==> flow/design.v <==
module FpCustomAddSub 
# (
	parameter	ManWidth	=	16,
	parameter	ExpWidth	=	6
)
(Rst_i,Clk_i,A_i,B_i,AddSub_i,Nd_i,Result_o,ResultValid_o);	
	function integer Log2;
	input integer value;
		begin
			Log2 = 0;
			while (value > 1) begin
				value   = value >> 1;
				Log2    = Log2 + 1;
			end
		end
	endfunction
	localparam	InOutWidth	=	1+ExpWidth+ManWidth;
	localparam	ExtManWidth	=	ManWidth+1;
	localparam	Stages	=	Log2(InOutWidth);
	input	Rst_i;
	input	Clk_i;
	input	[InOutWidth-1:0]	A_i;
	input	[InOutWidth-1:0]	B_i;
	input	AddSub_i;
	input	Nd_i;
	output	[InOutWidth-1:0]	Result_o;
	output	ResultValid_o;
	wire	signB	=	B_i[InOutWidth-1]^AddSub_i;
	wire	[InOutWidth-2:0]	absA	=	A_i[InOutWidth-2:0];
	wire	[InOutWidth-2:0]	absB	=	B_i[InOutWidth-2:0];
	reg		[InOutWidth-1:0]	muxA;
	reg		[InOutWidth-1:0]	muxB;
	reg	impliedA;
	reg	impliedB;
	reg	[InOutWidth-1:0]	muxAReg;
	reg	[InOutWidth-1:0]	muxBReg;
	reg	[ExpWidth-1:0]		expDiff;
	reg	addSubOrepation;
	wire	[ManWidth:0]	manA	=	{impliedA,	muxAReg[ManWidth-1:0]};
	wire	[ManWidth:0]	manB	=	{impliedB,	muxBReg[ManWidth-1:0]};
	reg	[ManWidth:0]	manANorm;
	reg	[ManWidth:0]	manBNorm;
	reg	addSubOrepationReg;
	reg	[ExtManWidth:0]	manSum;
	wire	[Stages-1:0]	distance;
	wire	[ExtManWidth+1:0]	dataArray	[0:Stages];
	wire	[Stages+1:0]	distanceR	=	{2'b00,distanceR1};
	reg		[ExtManWidth-1:0]	manSumReg;
	wire	[ExtManWidth-1:0]	normCMan	=	manSumReg	<<	distanceR1[Stages-1:0];	 
	reg	[ManWidth-1:0]	manC;
	reg	[ExpWidth-1:0]	expAPipe	[0:4];
	reg	[ExpWidth-1:0]	expC;
	reg	[4:0]	signC;
	reg	[8:0]	valid;
	assign  dataArray [0]	=	manSum;		
	assign	Result_o	=	{signC[4],expC,manC};
	assign	ResultValid_o	=	valid[4];
	always	@(*)	begin
		if	(absA<absB)	begin
			muxA	<=	{signB,absB};
			muxB	<=	{A_i[InOutWidth-1],absA};
		end	else	begin
			muxA	<=	{A_i[InOutWidth-1],absA};
			muxB	<=	{signB,absB};
		end 
	end
	always	@(posedge	Clk_i)	begin
		if	(muxA	[InOutWidth-2 -:ExpWidth]	==	8'h00)	begin	 
			impliedA	<=	1'b0;	 
		end	else	begin
			impliedA	<=	1'b1;	 
		end
		if	(muxB	[InOutWidth-2 -:ExpWidth]	==	8'h00)	begin	 
			impliedB	<=	1'b0;
		end	else	begin
			impliedB	<=	1'b1;
		end
		muxAReg	<=	muxA;
		muxBReg	<=	muxB;
		expDiff	<=	muxA[InOutWidth-2 -:ExpWidth]	-	muxB[InOutWidth-2 -:ExpWidth];	 
		addSubOrepation	<=	muxA[InOutWidth-1]	^	muxB[InOutWidth-1];	 
	end
	always	@(posedge	Clk_i)	begin
		manANorm	<=	manA;
		manBNorm	<=	manB	>>	expDiff;	 
		addSubOrepationReg <= addSubOrepation;
	end
	always	@(posedge	Clk_i)	begin
		if	(Rst_i)	begin
			manSum	<=	{ExtManWidth{1'b0}};
		end	else	if	(!addSubOrepationReg)	begin
			manSum	<=	{1'b0,	manANorm}	+	{1'b0,	manBNorm};
		end	else	begin
			manSum	<=	{1'b0,	manANorm}	-	{1'b0,	manBNorm};
		end
	end
	genvar	i;
	generate	
		for (i=0; i<Stages; i=i+1)	begin: searchMSB
			wire [ExtManWidth+1:0] dataIn;	
			wire [ExtManWidth+1:0] shitedDataOut;
			wire [ExtManWidth+1:0] dataOut;
			assign  dataIn = dataArray[i];
			wire    shiftDesired = ~|(dataIn[ExtManWidth+1:ExtManWidth+1-(1 << (Stages-1-i))]);
			assign  distance[(Stages-1-i)] = shiftDesired;		
			assign  shitedDataOut = dataIn << (1 << (Stages-1-i));	
			assign  dataOut = shiftDesired ? shitedDataOut : dataIn;	
			assign  dataArray[i+1] = dataOut;
		end
		reg	[Stages-1:0]	distanceR1;
		always	@(posedge	Clk_i)	begin
			distanceR1	<=	distance;
		end
	endgenerate	
	always	@(posedge	Clk_i)	begin
		manSumReg	<=	manSum	[ExtManWidth-1 -:ExtManWidth];
	end
	always	@(posedge	Clk_i)	begin
		if	(Rst_i)	begin
			manC	<=	{ManWidth{1'b0}};
		end	else	begin
			manC	<=	normCMan	[ExtManWidth-1 -:ManWidth];	 
		end
	end
	always	@(posedge	Clk_i)	begin	
		expAPipe[0]	<=	muxA[InOutWidth-2 -:ExpWidth];	 
		expAPipe[1]	<=	expAPipe[0];
		expAPipe[2]	<=	expAPipe[1];
		expAPipe[3]	<=	expAPipe[2];
		expAPipe[4]	<=	expAPipe[3];
	end
	always	@(posedge	Clk_i)	begin
		if	(&distanceR1)	begin
			expC	<=	{ExpWidth{1'b0}};
		end	else	begin
			if	(expAPipe[3]	>=	distanceR)	begin
				expC	<=	expAPipe[3]-distanceR+1;			 
			end	else	begin
				expC	<=	{{ExpWidth+1{1'b0}},1'b1};
			end
		end	
	end
	always	@(posedge	Clk_i)	begin
		signC	<=	{signC[3:0],	muxA[InOutWidth-1]};
	end
	always	@(posedge	Clk_i)	begin
		valid	<=	{valid[7:0],Nd_i};
	end	
endmodule
-- From RTL to reports: FpCustomAddSub
Tool output for the design above, in the order of the flow.
Line numbers count from 1 in the design file above.
Cell names lack the library's common part.
The mark n/a stands for no value.
- top: FpCustomAddSub
- clock: Clk_i
- library: sky130hd
- corner: tt_025C_1v80

-- Word level
Yosys after proc, flatten, opt, wreduce and memory -nomap, before mapping. Print and check cells are not counted. Equal cells are merged and count once.
- register bits: 171
- output and inout port bits: 24
- input bits: 50
- elaborated cells: 54
- noted mux-type cells: 9
- add/sub/neg operators: 5
- shift-type cells: 2
- bitwise logic cells at 3
- $lt $le $gt $ge at 2
- reduce/logical cells: 12
- operator list (cell ; count):
    two-way mux 19 bit ; 3
    two-way mux 23 bit ; 2
    < comparator 22 bit ; 1
    adder 17 x 17 -> 18 bit ; 1
    subtractor 17 x 17 -> 18 bit ; 1
    two-way mux 18 bit ; 1
    left shift 17 x 4 -> 17 bit ; 1
    >> shifter 17 x 6 -> 17 bit ; 1
    logical NOT 6 bit ; 2
    OR reduction 8 bit ; 1
    adder 6 x 2 -> 6 bit (second input constant) ; 1
    subtractor 6 x 4 -> 6 bit ; 1
    >= comparator 6 x 4 -> 1 bit ; 1
    subtractor 6 bit ; 1
    OR reduction 5 bit ; 1
    logical NOT 1 bit ; 4
    OR reduction 2 bit ; 2
    AND reduction 4 bit ; 1
    OR reduction 3 bit ; 1
    two-way mux 1 bit ; 3
    XOR 1 bit ; 2
    NOT 1 bit ; 1

-- Longest topological paths
Depth = most cells in a row (Yosys ltp): at word level without a register or memory, in the mapped netlist without a sequential cell, where the memories' decode and read muxes count.
- word-level depth: 8
- ABC_AREA at 0
- gate-level depth with buffers at 17
- gate-level depth less buffers: 17

-- Mapped cells and area
Source: synth_stat.txt of the flow (Yosys; design flattened, memories mapped). It holds for the ABC_AREA given above (unset counts as 0); a run with the other value may have another netlist.
The area totals of this step are shown rounded.
- cells by type (type ; count ; total area (sq um)):
    dfxtp_1 ; 171 ; 3.42E+03
    ha_1 ; 52 ; 650.624
    mux2i_1 ; 36 ; 360.346
    nor2_1 ; 84 ; 315.302
    xnor2_1 ; 29 ; 253.994
    a21oi_1 ; 49 ; 245.235
    a211oi_1 ; 26 ; 195.187
    inv_1 ; 52 ; 195.187
    mux2_2 ; 17 ; 191.434
    nand2_1 ; 44 ; 165.158
    o21ai_0 ; 28 ; 140.134
    mux2_1 ; 11 ; 123.869
    mux4_2 ; 5 ; 112.608
    nor3_1 ; 20 ; 100.096
    clkbuf_1 ; 24 ; 90.086
    nor2b_1 ; 10 ; 62.56
    fa_1 ; 3 ; 60.058
    a21o_1 ; 7 ; 52.55
Not listed: further types 47, cells in them 123.
- noted mapped area: 7670 sq um
- noted cells in the netlist: 791
- flip-flops: 171
- buffers: 33
- noted sequential part of the area: 3423 sq um

-- Path before layout
Path of least setup slack by OpenSTA after synthesis, without wires, with an ideal clock, recovery checks aside; 20% of the period is set as input and as output delay. Where synthesis merged equal registers, the netlist keeps one of their names.
- path kind: input port to flip-flop
- start: in B_i[17]
- end: reg expDiff[4]
- slack at 0.695 ns
- path buffers: 2
- clock period: 4.5 ns
- input delay at 0.900 ns
- stages: 15
- data required time at 4.397 ns
- noted library setup time: 0.103 ns
- arrival time at 3.701 ns
- delay of the path: 2.904 ns
- launch time at the first pin at 0.900 ns
- synthesis period reached at 3.805 ns
"delay of the path" = arrival - input delay + setup time.
"stages" counts driving pins, that of a launching flip-flop among them; a cell with two outputs on the path counts twice.
"synthesis period reached" = period - worst setup slack (recovery checks aside). The figure is calculated, with input and output delays left at 20% of the set period.
The rows between start and end are the longest chain of elaborated cells between them; the timing report does not say that the signal goes this way. Where chains are equally long, one stands for them.
Each line given opens the expression or statement behind the cell; cells for indexed reads and writes are added by Yosys, which also makes memories of some case tables.
- cells stage by stage: inv_1 > ha_1 > and2_1 > a221o_1 > a221oi_2 > o21ai_2 > nor2_4 > buf_2 > buf_2 > and3_1 > nor2_1 > ha_1 > o21ai_1 > mux2i_1 > a2111oi_2
- length of the longest elaborated chain at 3
- noted elaborated cells on any way between the ends: 4
- RTL lines with such cells: 2
- classes of those cells: add/sub (1); compare (1); mux (2)
- RTL lines, path post-synthesis (item ; line ; source):
    from (decl) ; 23 ; input [InOutWidth-1:0] B_i;
    < comparator 22 bit ; 59 ; if (absA<absB) begin
    two-way mux 23 bit ; 59 ;
    subtractor 6 bit ; 80 ; expDiff <= muxA[InOutWidth-2 -:ExpWidth] - muxB[InOutWidth-2 -:ExpWidth];
    to (assign) ; 80 ;
    to (decl) ; 37 ; reg [ExpWidth-1:0] expDiff;

-- Worst path after layout
From the final timing report of job 1: the path of least setup slack in the routed layout; clock arrival at registers is part of the times.
- path kind: input port to flip-flop
- start: in B_i[20]
- end: reg expDiff[4]
- arrival time at 4.23 ns
- launch time at the first pin at 1.05 ns
- slack at 1.33 ns
- noted library setup time: 0.10 ns
- stages: 13
- path buffers: 1
- input delay at 1.05 ns
- clock period: 5.23 ns
- data required time at 5.56 ns
The rows between start and end are the longest chain of elaborated cells between them; the timing report does not say that the signal goes this way. Where chains are equally long, one stands for them.
- cells stage by stage: clkdlybuf4s50_1 > inv_1 > ha_1 > and4_1 > nand4_1 > a2111oi_4 > nor2_4 > nor3_1 > nor2_1 > ha_1 > o21ai_1 > mux2i_1 > a2111oi_2
- length of the longest elaborated chain at 3
- noted elaborated cells on any way between the ends: 4
- RTL lines with such cells: 2
- classes of those cells: add/sub (1); compare (1); mux (2)
- RTL lines, path after layout (item ; line ; source):
    from (decl) ; 23 ; input [InOutWidth-1:0] B_i;
    < comparator 22 bit ; 59 ; if (absA<absB) begin
    two-way mux 23 bit ; 59 ;
    subtractor 6 bit ; 80 ; expDiff <= muxA[InOutWidth-2 -:ExpWidth] - muxB[InOutWidth-2 -:ExpWidth];
    to (assign) ; 80 ;
    to (decl) ; 37 ; reg [ExpWidth-1:0] expDiff;

Appendix: measured runs

3 stored runs of FpCustomAddSub in the flow (synthesis by Yosys, layout by OpenROAD, sky130hd cells), in arbitrary order. Constraints: input delay and output delay 20% of the set period each, output load 0.01 pF.
"reached clock period" means the clock period less the worst setup slack. The figure is calculated, with input and output delays left at 20% of the set period.
"allowed time less slack (worst setup path)": the worst setup path's part of the clock period (all of it between registers, 20% less for each end at a port) less its slack. A launch clock that arrives late makes it longer, a capture clock that arrives late makes it shorter.
Measured values are rounded.

Job 1

==> flow/run.sh <==
#!/bin/bash
# the make line also repeats the synthesis and layout settings of config.mk as NAME=value (left out here)
make -C /OpenROAD-flow-scripts/flow DESIGN_CONFIG=/design/flow/config.mk WORK_HOME=/design/flow/orfs CLKGATE_MAP_FILE= finish
==> flow/config.mk <==
export PLATFORM = sky130hd
export DESIGN_NAME = FpCustomAddSub
export DESIGN_NICKNAME = FpCustomAddSub
export VERILOG_FILES = /design/flow/design.v
export SDC_FILE = /design/flow/constraint.sdc
export NUM_CORES = 4
export LEC_CHECK = 0
export CAP_MARGIN = 20
export CORE_MARGIN = 2
export CORE_UTILIZATION = 40
export SLEW_MARGIN = 20
==> flow/constraint.sdc <==
create_clock -name core_clock -period 5.23 [get_ports {Clk_i}]
set_input_delay 1.0460 -clock core_clock [delete_from_list [all_inputs] [get_ports {Clk_i}]]
set_output_delay 1.0460 -clock core_clock [all_outputs]
set_load 0.01 [all_outputs]

Measured in job 1:
- allowed time less slack (worst setup path) at 2.86 ns
- worst setup path type: input port to flip-flop
- area of the die: 20300 sq um
- noted the setup slack of the worst path: 1.328 ns
- noted the final worst hold slack: 0.325 ns
- utilization of the finished layout: 49.1 %
- reached clock period: 3.902 ns
- noted the synthesis area: 7670 sq um
- sum of negative setup slack at 0.000 ns
- standard-cell area after layout at 9215 sq um

Job 2

==> flow/run.sh <==
#!/bin/bash
# the make line also repeats the synthesis and layout settings of config.mk as NAME=value (left out here)
make -C /OpenROAD-flow-scripts/flow DESIGN_CONFIG=/design/flow/config.mk WORK_HOME=/design/flow/orfs CLKGATE_MAP_FILE= finish
==> flow/config.mk <==
export PLATFORM = sky130hd
export DESIGN_NAME = FpCustomAddSub
export DESIGN_NICKNAME = FpCustomAddSub
export VERILOG_FILES = /design/flow/design.v
export SDC_FILE = /design/flow/constraint.sdc
export NUM_CORES = 4
export LEC_CHECK = 0
export ABC_AREA = 1
export CAP_MARGIN = 20
export CELL_PAD_IN_SITES_DETAIL_PLACEMENT = 2
export CORE_MARGIN = 5
export CORE_UTILIZATION = 59
export CTS_CLUSTER_DIAMETER = 232
export PLACE_DENSITY_LB_ADDON = 0.27
export SETUP_SLACK_MARGIN = -0.02
export SLEW_MARGIN = 25
==> flow/constraint.sdc <==
create_clock -name core_clock -period 2.34 [get_ports {Clk_i}]
set_input_delay 0.4680 -clock core_clock [delete_from_list [all_inputs] [get_ports {Clk_i}]]
set_output_delay 0.4680 -clock core_clock [all_outputs]
set_load 0.01 [all_outputs]

Job 2: no results, placement failed with DPL-0033.

Job 3

==> flow/run.sh <==
#!/bin/bash
# the make line also repeats the synthesis and layout settings of config.mk as NAME=value (left out here)
make -C /OpenROAD-flow-scripts/flow DESIGN_CONFIG=/design/flow/config.mk WORK_HOME=/design/flow/orfs CLKGATE_MAP_FILE= finish
==> flow/config.mk <==
export PLATFORM = sky130hd
export DESIGN_NAME = FpCustomAddSub
export DESIGN_NICKNAME = FpCustomAddSub
export VERILOG_FILES = /design/flow/design.v
export SDC_FILE = /design/flow/constraint.sdc
export NUM_CORES = 4
export LEC_CHECK = 0
export ABC_AREA = 1
export CAP_MARGIN = 20
export CORE_MARGIN = 9
export CORE_UTILIZATION = 40
export CTS_CLUSTER_DIAMETER = 119
export GPL_TIMING_DRIVEN = 0
export SLEW_MARGIN = 20
==> flow/constraint.sdc <==
create_clock -name core_clock -period 4.5 [get_ports {Clk_i}]
set_input_delay 0.9000 -clock core_clock [delete_from_list [all_inputs] [get_ports {Clk_i}]]
set_output_delay 0.9000 -clock core_clock [all_outputs]
set_load 0.01 [all_outputs]

Measured in job 3:
- allowed time less slack (worst setup path) at 2.35 ns
- worst setup path type: input port to flip-flop
- area of the die: 24490 sq um
- noted the setup slack of the worst path: 1.251 ns
- noted the final worst hold slack: 0.326 ns
- utilization of the finished layout: 49.6 %
- reached clock period: 3.249 ns
- noted the synthesis area: 7674 sq um
- sum of negative setup slack at 0.000 ns
- standard-cell area after layout at 9304 sq um
